==> flow/design.v <==
`timescale 1ns/10ps
module ELA(clk, rst, ready, in_data, data_rd, req, wen, addr, data_wr, done);
	input				clk;
	input				rst;
	input				ready;
	input		[7:0]	in_data;
	input		[7:0]	data_rd;
	output reg			req;
	output reg			wen;
	output reg	[12:0]	addr;
	output reg	[7:0]	data_wr;
	output reg			done;
localparam IDLE = 3'd0, LOAD = 3'd1, OUT_PINK = 3'd2, OUT_BLUE = 3'd3, FINISH = 3'd4;
reg [2:0] state, next_state;
reg [5:0] count_row;
reg [6:0] count_column;
reg [7:0] U [0:127];	 
reg [7:0] L [0:127];	 
reg [7:0] D1, D2, D3;
integer i;
wire last_col = (count_column == 7'd127);
wire shift_in = (state == LOAD) || (state == OUT_PINK && !last_col);
wire rotate   = (state == OUT_BLUE);
function [7:0] avg;
	input [7:0] a, b;
	reg [8:0] s;
	begin
		s = {1'b0, a} + {1'b0, b};
		avg = s[8:1];
	end
endfunction
function [7:0] absd;
	input [7:0] a, b;
	begin
		absd = (a >= b) ? a - b : b - a;
	end
endfunction
always @(*) begin
	next_state = state;
	case(state)
		IDLE:     if(ready) next_state = LOAD;
		LOAD:     next_state = OUT_PINK;
		OUT_PINK: if(last_col) next_state = (count_row < 6'd2) ? LOAD : OUT_BLUE;
		OUT_BLUE: if(last_col) next_state = (count_row == 6'd32) ? FINISH : LOAD;
		default:  next_state = state;
	endcase
end
always @(posedge clk or posedge rst) begin
	if(rst) begin
		state <= IDLE;
		count_row <= 6'd0;
		count_column <= 7'd0;
	end
	else begin
		state <= next_state;
		if(state == LOAD)
			count_row <= count_row + 6'd1;
		if(state == OUT_PINK || state == OUT_BLUE)
			count_column <= count_column + 7'd1;
		else
			count_column <= 7'd0;
	end
end
always @(posedge clk) begin
	if(shift_in || rotate) begin
		for(i = 0; i < 127; i = i + 1) begin
			U[i] <= U[i + 1];
			L[i] <= L[i + 1];
		end
		U[127] <= rotate ? U[0] : L[0];
		L[127] <= rotate ? L[0] : in_data;
	end
	if(rotate) begin
		D1 <= absd(U[0], L[2]);
		D2 <= absd(U[1], L[1]);
		D3 <= absd(U[2], L[0]);
	end
end
reg [7:0] x, y, a, b, m, blue;
always @(*) begin
	x = U[0];
	y = L[0];
	if((D2 <= D1) && (D2 <= D3)) begin
		a = U[0]; b = L[0];
	end
	else if((D1 <= D2) && (D1 <= D3)) begin
		a = U[127]; b = L[1];
	end
	else begin
		a = U[1]; b = L[127];
	end
	if(count_column == 7'd0 || last_col) begin
		a = U[0]; b = L[0];
	end
	m = avg(a, b);
	if(((x >= m) && (x < y)) || ((x < m) && (x >= y)))
		blue = x;
	else if(((y >= m) && (y < x)) || ((y < m) && (y >= x)))
		blue = y;
	else
		blue = m;
end
always @(*) begin
	req = (state == LOAD);
	wen = (state == OUT_PINK) || (state == OUT_BLUE);
	done = (state == FINISH);
	addr = 13'd0;
	data_wr = 8'd0;
	if(state == OUT_PINK) begin
		addr = {count_row[4:0] - 5'd1, 1'b0, count_column};
		data_wr = L[127];
	end
	else if(state == OUT_BLUE) begin
		addr = {count_row[4:0] - 5'd2, 1'b1, count_column};
		data_wr = blue;
	end
end
endmodule
Ticket comment

## Reports on ELA

Each step is given for the RTL above and for the edited RTL.
"before" refers to lines of the RTL above, "after" to lines of the edited file.
"change" is "after" less "before", of the values as shown; "relative change" is that difference over "before", in percent.
Operators: Yosys type, input widths -> output width; for muxes data width and select width s.
Cell names lack the library's common part.
Not given: n/a

- Top: ELA
- Clock port: clk
- Library: sky130hd
- Corner: tt_025C_1v80

## Diff

Unified diff, file above to edited file.
The edited RTL no longer does the same as the RTL above: the edit was made by script, with no optimisation intended.

```diff
@@ -81,5 +81,5 @@
 	x = U[0];
 	y = L[0];
-	if((D2 <= D1) && (D2 <= D3)) begin
+	if((D2 <= D1) && (D2 == D3)) begin
 		a = U[0]; b = L[0];
 	end
```

## Word-level counts

Counts by Yosys on the flattened word-level netlist (proc, flatten, opt, wreduce). Print and check cells are left out. Cells with the same type and inputs are merged into one.

Bit counts:

| item | before | after | change | relative change (%) |
|---|---|---|---|---|
| bits in registers | 2,088 | 2,088 | 0 | 0.00 |
| clocked read ports x word width | 0 | 0 | 0 | n/a |
| elaborated cells | 340 | 340 | 0 | 0.00 |
| output and inout bits | 24 | 24 | 0 | 0.00 |
| bits in writable memories | 0 | 0 | 0 | n/a |
| memories | 0 | 0 | 0 | n/a |
| ROM bits | 0 | 0 | 0 | n/a |
| latch bits | 0 | 0 | 0 | n/a |

Cells by class:

| item | before | after | change | relative change (%) |
|---|---|---|---|---|
| equality and inequality tests | 9 | 10 | +1 | +11.11 |
| reduce/logical cells | 18 | 18 | 0 | 0.00 |
| mux-type cells | 24 | 24 | 0 | 0.00 |
| add/sub/neg operators | 11 | 11 | 0 | 0.00 |
| bitwise logic cells | 0 | 0 | 0 | n/a |
| shifts and indexed selects | 0 | 0 | 0 | n/a |
| multiply operators | 0 | 0 | 0 | n/a |
| div/mod/pow operators | 0 | 0 | 0 | n/a |
| order comparisons | 16 | 15 | -1 | -6.25 |

Operators with widths:

| cell | before | after | change | relative change (%) |
|---|---|---|---|---|
| $le 8x8->1 | 4 | 3 | -1 | -25.00 |
| $eq 8x8->1 | 0 | 1 | +1 | n/a |

Unchanged operator kinds not shown: 28.

## Logic depth

Depth = most cells in a row (Yosys ltp): at word level without a register or memory, in the mapped netlist without a sequential cell, where the memories' decode and read muxes count.

Depth:

| item | before | after | change | relative change (%) |
|---|---|---|---|---|
| word-level depth | 13 | 13 | 0 | 0.00 |
| ABC_AREA | 0 | 0 | n/a | n/a |
| gate-level depth with buffers | 25 | 28 | +3 | +12.00 |
| gate-level depth less buffers | 24 | 27 | +3 | +12.50 |

## Netlist

Source: synth_stat.txt of the flow (Yosys; design flattened, memories mapped). It holds for the ABC_AREA given above (unset counts as 0); a run with the other value may have another netlist.

Mapped netlist:

| item | before | after | change | relative change (%) |
|---|---|---|---|---|
| mapped flip-flops | 2,090 | 2,090 | 0 | 0.00 |
| sequential part of the area (um^2) | 62,671.4 | 62,671.4 | 0.0 | 0.00 |
| buffer cells | 16 | 19 | +3 | +18.75 |
| standard cells after synthesis | 2,767 | 2,728 | -39 | -1.41 |
| cell area after synthesis (um^2) | 67,522.3 | 67,222.0 | -300.3 | -0.44 |

Cells by type:

| cell type | before | after | change | relative change (%) |
|---|---|---|---|---|
| ha_1 | 101 | 93 | -8 | -7.92 |
| nor2_1 | 57 | 49 | -8 | -14.04 |
| a21o_1 | 21 | 13 | -8 | -38.10 |
| xnor2_1 | 21 | 29 | +8 | +38.10 |
| o21ai_0 | 39 | 33 | -6 | -15.38 |
| mux2i_1 | 23 | 29 | +6 | +26.09 |
| clkbuf_1 | 10 | 16 | +6 | +60.00 |
| mux2_4 | 6 | 0 | -6 | -100.00 |
| mux2_1 | 0 | 6 | +6 | n/a |
| nand2_1 | 57 | 53 | -4 | -7.02 |
| o21bai_1 | 8 | 4 | -4 | -50.00 |
| a31oi_1 | 7 | 3 | -4 | -57.14 |
| inv_1 | 89 | 86 | -3 | -3.37 |
| nand3b_1 | 4 | 1 | -3 | -75.00 |
| or2_2 | 4 | 1 | -3 | -75.00 |
| a221oi_1 | 3 | 0 | -3 | -100.00 |
| a21boi_0 | 2 | 5 | +3 | +150.00 |
| nor2b_1 | 16 | 18 | +2 | +12.50 |

Unchanged cell types not shown: 11.
The list need not be complete.

## Worst setup path after synthesis

OpenSTA on the mapped netlist: ideal clock, no wires. The path of least setup slack (recovery checks aside). Input and output delay are each 20% of the period. Register names are those of the netlist, which keeps one name where synthesis merged equal registers.

Path post-synthesis:

| item | before | after | change | relative change (%) |
|---|---|---|---|---|
| kind | flip-flop to flip-flop | flip-flop to flip-flop | n/a | n/a |
| start | register state | register state | n/a | n/a |
| end | register L[0][0] | register L[0][0] | n/a | n/a |
| driving pins on the path | 3 | 3 | 0 | 0.00 |
| path delay (ns) | 26.964 | 26.967 | +0.003 | +0.01 |
| clock period (ns) | 8.5 | 8.5 | 0.0 | 0.00 |
| arrival time (ns) | 25.363 | 25.366 | +0.003 | +0.01 |
| path slack (ns) | -18.463 | -18.466 | -0.003 | n/a |
| required time (ns) | 6.899 | 6.899 | 0.000 | 0.00 |
| period reached after synthesis (ns) | 26.963 | 26.966 | +0.003 | +0.01 |

"path delay" = arrival - input delay + setup time.
"driving pins on the path" counts driving pins, that of a launching flip-flop among them; a cell with two outputs on the path counts twice.
"period reached after synthesis" = period - worst setup slack (recovery checks aside). The figure is calculated, with input and output delays left at 20% of the set period.
An end named without its bit number is one bit of that signal or, where synthesis recoded a state register, one of its new flip-flops.
The rows between start and end are the longest chain of elaborated cells between them; the timing report does not say that the signal goes this way. Where chains are equally long, one stands for them.
Each line given opens the expression or statement behind the cell; cells for indexed reads and writes are added by Yosys, which also makes memories of some case tables.

Between the ends, post-synthesis, before:
- Cells stage by stage: dfrtp_1 clkbuf_1 or2_2
- Length of the longest elaborated chain: 4
- Elaborated cells on any way between the ends: 6
- Those cells by class: eq/ne: 3; reduce/logical: 3

RTL lines, path post-synthesis, before:

| item | RTL line | RTL |
|---|---|---|
| start: declaration | 14 | `reg [2:0] state, next_state;` |
| start: assignment | 50 | `state <= IDLE;` |
| start: assignment | 55 | `state <= next_state;` |
| $eq 3x2->1 | 22 | `wire shift_in = (state == LOAD) \|\| (state == OUT_PINK && !last_col);` |
| $logic_and 1x1->1 | 22 |  |
| $logic_or 1x1->1 | 22 |  |
| $logic_or 1x1->1 | 65 | `if(shift_in \|\| rotate) begin` |
| end: assignment | 68 | `L[i] <= L[i + 1];` |
| end: declaration | 18 | `reg [7:0] L [0:127];` |

Between the ends, post-synthesis, after:
- Cells stage by stage: dfrtp_1 clkbuf_1 or2_2
- Length of the longest elaborated chain: 4
- Elaborated cells on any way between the ends: 6
- Those cells by class: eq/ne: 3; reduce/logical: 3

RTL lines, path post-synthesis, after:

| item | RTL line | RTL |
|---|---|---|
| start: declaration | 14 | `reg [2:0] state, next_state;` |
| start: assignment | 50 | `state <= IDLE;` |
| start: assignment | 55 | `state <= next_state;` |
| $eq 3x2->1 | 22 | `wire shift_in = (state == LOAD) \|\| (state == OUT_PINK && !last_col);` |
| $logic_and 1x1->1 | 22 |  |
| $logic_or 1x1->1 | 22 |  |
| $logic_or 1x1->1 | 65 | `if(shift_in \|\| rotate) begin` |
| end: assignment | 68 | `L[i] <= L[i + 1];` |
| end: declaration | 18 | `reg [7:0] L [0:127];` |

## Worst path after layout

From the final timing report of the runs of set A: the path of least setup slack in the routed layout; clock arrival at registers is part of the times.

Path post-layout:

| item | before | after | change | relative change (%) |
|---|---|---|---|---|
| kind | flip-flop to output port | flip-flop to output port | n/a | n/a |
| start | register D1[1] | register D1[1] | n/a | n/a |
| end | output data_wr[1] | output data_wr[2] | n/a | n/a |
| driving pins on the path | 28 | 30 | +2 | +7.14 |
| path slack (ns) | 0.31 | 0.23 | -0.08 | n/a |
| required time (ns) | 6.62 | 6.62 | 0.00 | 0.00 |
| clock period (ns) | 8.28 | 8.28 | 0.00 | 0.00 |
| arrival time (ns) | 6.31 | 6.39 | +0.08 | +1.27 |
| external output delay (ns) | 1.66 | 1.66 | 0.00 | 0.00 |

The rows between start and end are the longest chain of elaborated cells between them; the timing report does not say that the signal goes this way. Where chains are equally long, one stands for them.

Between the ends, post-layout, before:
- Cells stage by stage: edfxtp_1 ha_1 nor2b_4 o211ai_4 a21oi_2 o22ai_4 nand2_2 buf_4 nor2_1 a21oi_1 a21oi_2 ha_1 a21o_1 a21oi_1 xor2_1 ha_1 o21a_1 o21ai_1 or2b_2 a41oi_2 a211o_1 o211ai_2 mux2i_4 buf_6 mux2_4 o221ai_4 buf_4 dlygate4sd2_1
- Length of the longest elaborated chain: 13
- Elaborated cells on any way between the ends: 26
- Those cells by class: add/sub: 1; compare: 7; mux: 10; reduce/logical: 8

RTL lines, path post-layout, before:

| item | RTL line | RTL |
|---|---|---|
| start: declaration | 19 | `reg [7:0] D1, D2, D3;` |
| start: assignment | 74 | `D1 <= absd(U[0], L[2]);` |
| $le 8x8->1 | 86 | `else if((D1 <= D2) && (D1 <= D3)) begin` |
| $logic_and 1x1->1 | 86 |  |
| $mux 8 | 86 |  |
| $mux 8 | 83 | `if((D2 <= D1) && (D2 <= D3)) begin` |
| $mux 8 | 92 | `if(count_column == 7'd0 \|\| last_col) begin` |
| $add 8x8->9 | 28 | `s = {1'b0, a} + {1'b0, b};` |
| $ge 8x8->1 | 98 | `else if(((y >= m) && (y < x)) \|\| ((y < m) && (y >= x)))` |
| $logic_and 1x1->1 | 98 |  |
| $logic_or 1x1->1 | 98 |  |
| $mux 8 | 98 |  |
| $mux 8 | 96 | `if(((x >= m) && (x < y)) \|\| ((x < m) && (x >= y)))` |
| $mux 8 | 113 | `else if(state == OUT_BLUE) begin` |
| $mux 8 | 109 | `if(state == OUT_PINK) begin` |
| end: declaration | 11 | `output reg [7:0] data_wr;` |

Between the ends, post-layout, after:
- Cells stage by stage: edfxtp_1 ha_1 nor2b_1 o211ai_1 a21oi_2 o22ai_2 buf_4 buf_4 and4_1 o21ai_1 o21a_1 fa_2 nor2b_1 o21ai_0 nand2b_1 a21o_1 a21oi_2 o21ba_2 nor2_4 nor2_4 ha_1 and2_1 and2_1 a211o_1 a211oi_4 buf_4 buf_4 mux2_1 o221ai_1 buf_12
- Length of the longest elaborated chain: 13
- Elaborated cells on any way between the ends: 26
- Those cells by class: add/sub: 1; compare: 7; mux: 10; reduce/logical: 8

RTL lines, path post-layout, after:

| item | RTL line | RTL |
|---|---|---|
| start: declaration | 19 | `reg [7:0] D1, D2, D3;` |
| start: assignment | 74 | `D1 <= absd(U[0], L[2]);` |
| $le 8x8->1 | 86 | `else if((D1 <= D2) && (D1 <= D3)) begin` |
| $logic_and 1x1->1 | 86 |  |
| $mux 8 | 86 |  |
| $mux 8 | 83 | `if((D2 <= D1) && (D2 == D3)) begin` |
| $mux 8 | 92 | `if(count_column == 7'd0 \|\| last_col) begin` |
| $add 8x8->9 | 28 | `s = {1'b0, a} + {1'b0, b};` |
| $ge 8x8->1 | 98 | `else if(((y >= m) && (y < x)) \|\| ((y < m) && (y >= x)))` |
| $logic_and 1x1->1 | 98 |  |
| $logic_or 1x1->1 | 98 |  |
| $mux 8 | 98 |  |
| $mux 8 | 96 | `if(((x >= m) && (x < y)) \|\| ((x < m) && (x >= y)))` |
| $mux 8 | 113 | `else if(state == OUT_BLUE) begin` |
| $mux 8 | 109 | `if(state == OUT_PINK) begin` |
| end: declaration | 11 | `output reg [7:0] data_wr;` |

## Flow runs

Runs of the flow (Yosys, OpenROAD) on both versions; the two runs of a pair have the same settings. The constraints put input and output delay at 20% of the set period each and load the outputs with 0.01 pF.

Flow settings, set A:
- CORE_UTILIZATION: 40
- period_ns: 8.28
- CAP_MARGIN: 20
- CORE_MARGIN: 2
- SLEW_MARGIN: 20

Measured results, set A:

| item | before | after | change | relative change (%) |
|---|---|---|---|---|
| die area (um^2) | 172,109.0 | 171,350.0 | -759.0 | -0.44 |
| setup slack of the critical path (ns) | 0.315 | 0.230 | -0.085 | n/a |
| utilization after layout (%) | 46.1 | 46.0 | -0.1 | n/a |
| std-cell area (final layout) (um^2) | 77,240.3 | 76,822.4 | -417.9 | -0.54 |
| setup total negative slack (ns) | 0.000 | 0.000 | 0.000 | n/a |
| netlist area reported by Yosys (um^2) | 67,522.3 | 67,222.0 | -300.3 | -0.44 |

Flow settings, set B:
- ABC_AREA: 0
- CAP_MARGIN: 25
- CORE_MARGIN: 7
- CORE_UTILIZATION: 46
- PLACE_DENSITY_LB_ADDON: 0.26
- period_ns: 8.23
- SLEW_MARGIN: 20

Measured results, set B:

| item | before | after | change | relative change (%) |
|---|---|---|---|---|
| die area (um^2) | 157,712.0 | 157,034.0 | -678.0 | -0.43 |
| setup slack of the critical path (ns) | 0.362 | 0.308 | -0.054 | n/a |
| utilization after layout (%) | 52.7 | 53.0 | +0.3 | n/a |
| std-cell area (final layout) (um^2) | 76,873.7 | 76,998.8 | +125.1 | +0.16 |
| setup total negative slack (ns) | 0.000 | 0.000 | 0.000 | n/a |
| netlist area reported by Yosys (um^2) | 67,522.3 | 67,222.0 | -300.3 | -0.44 |
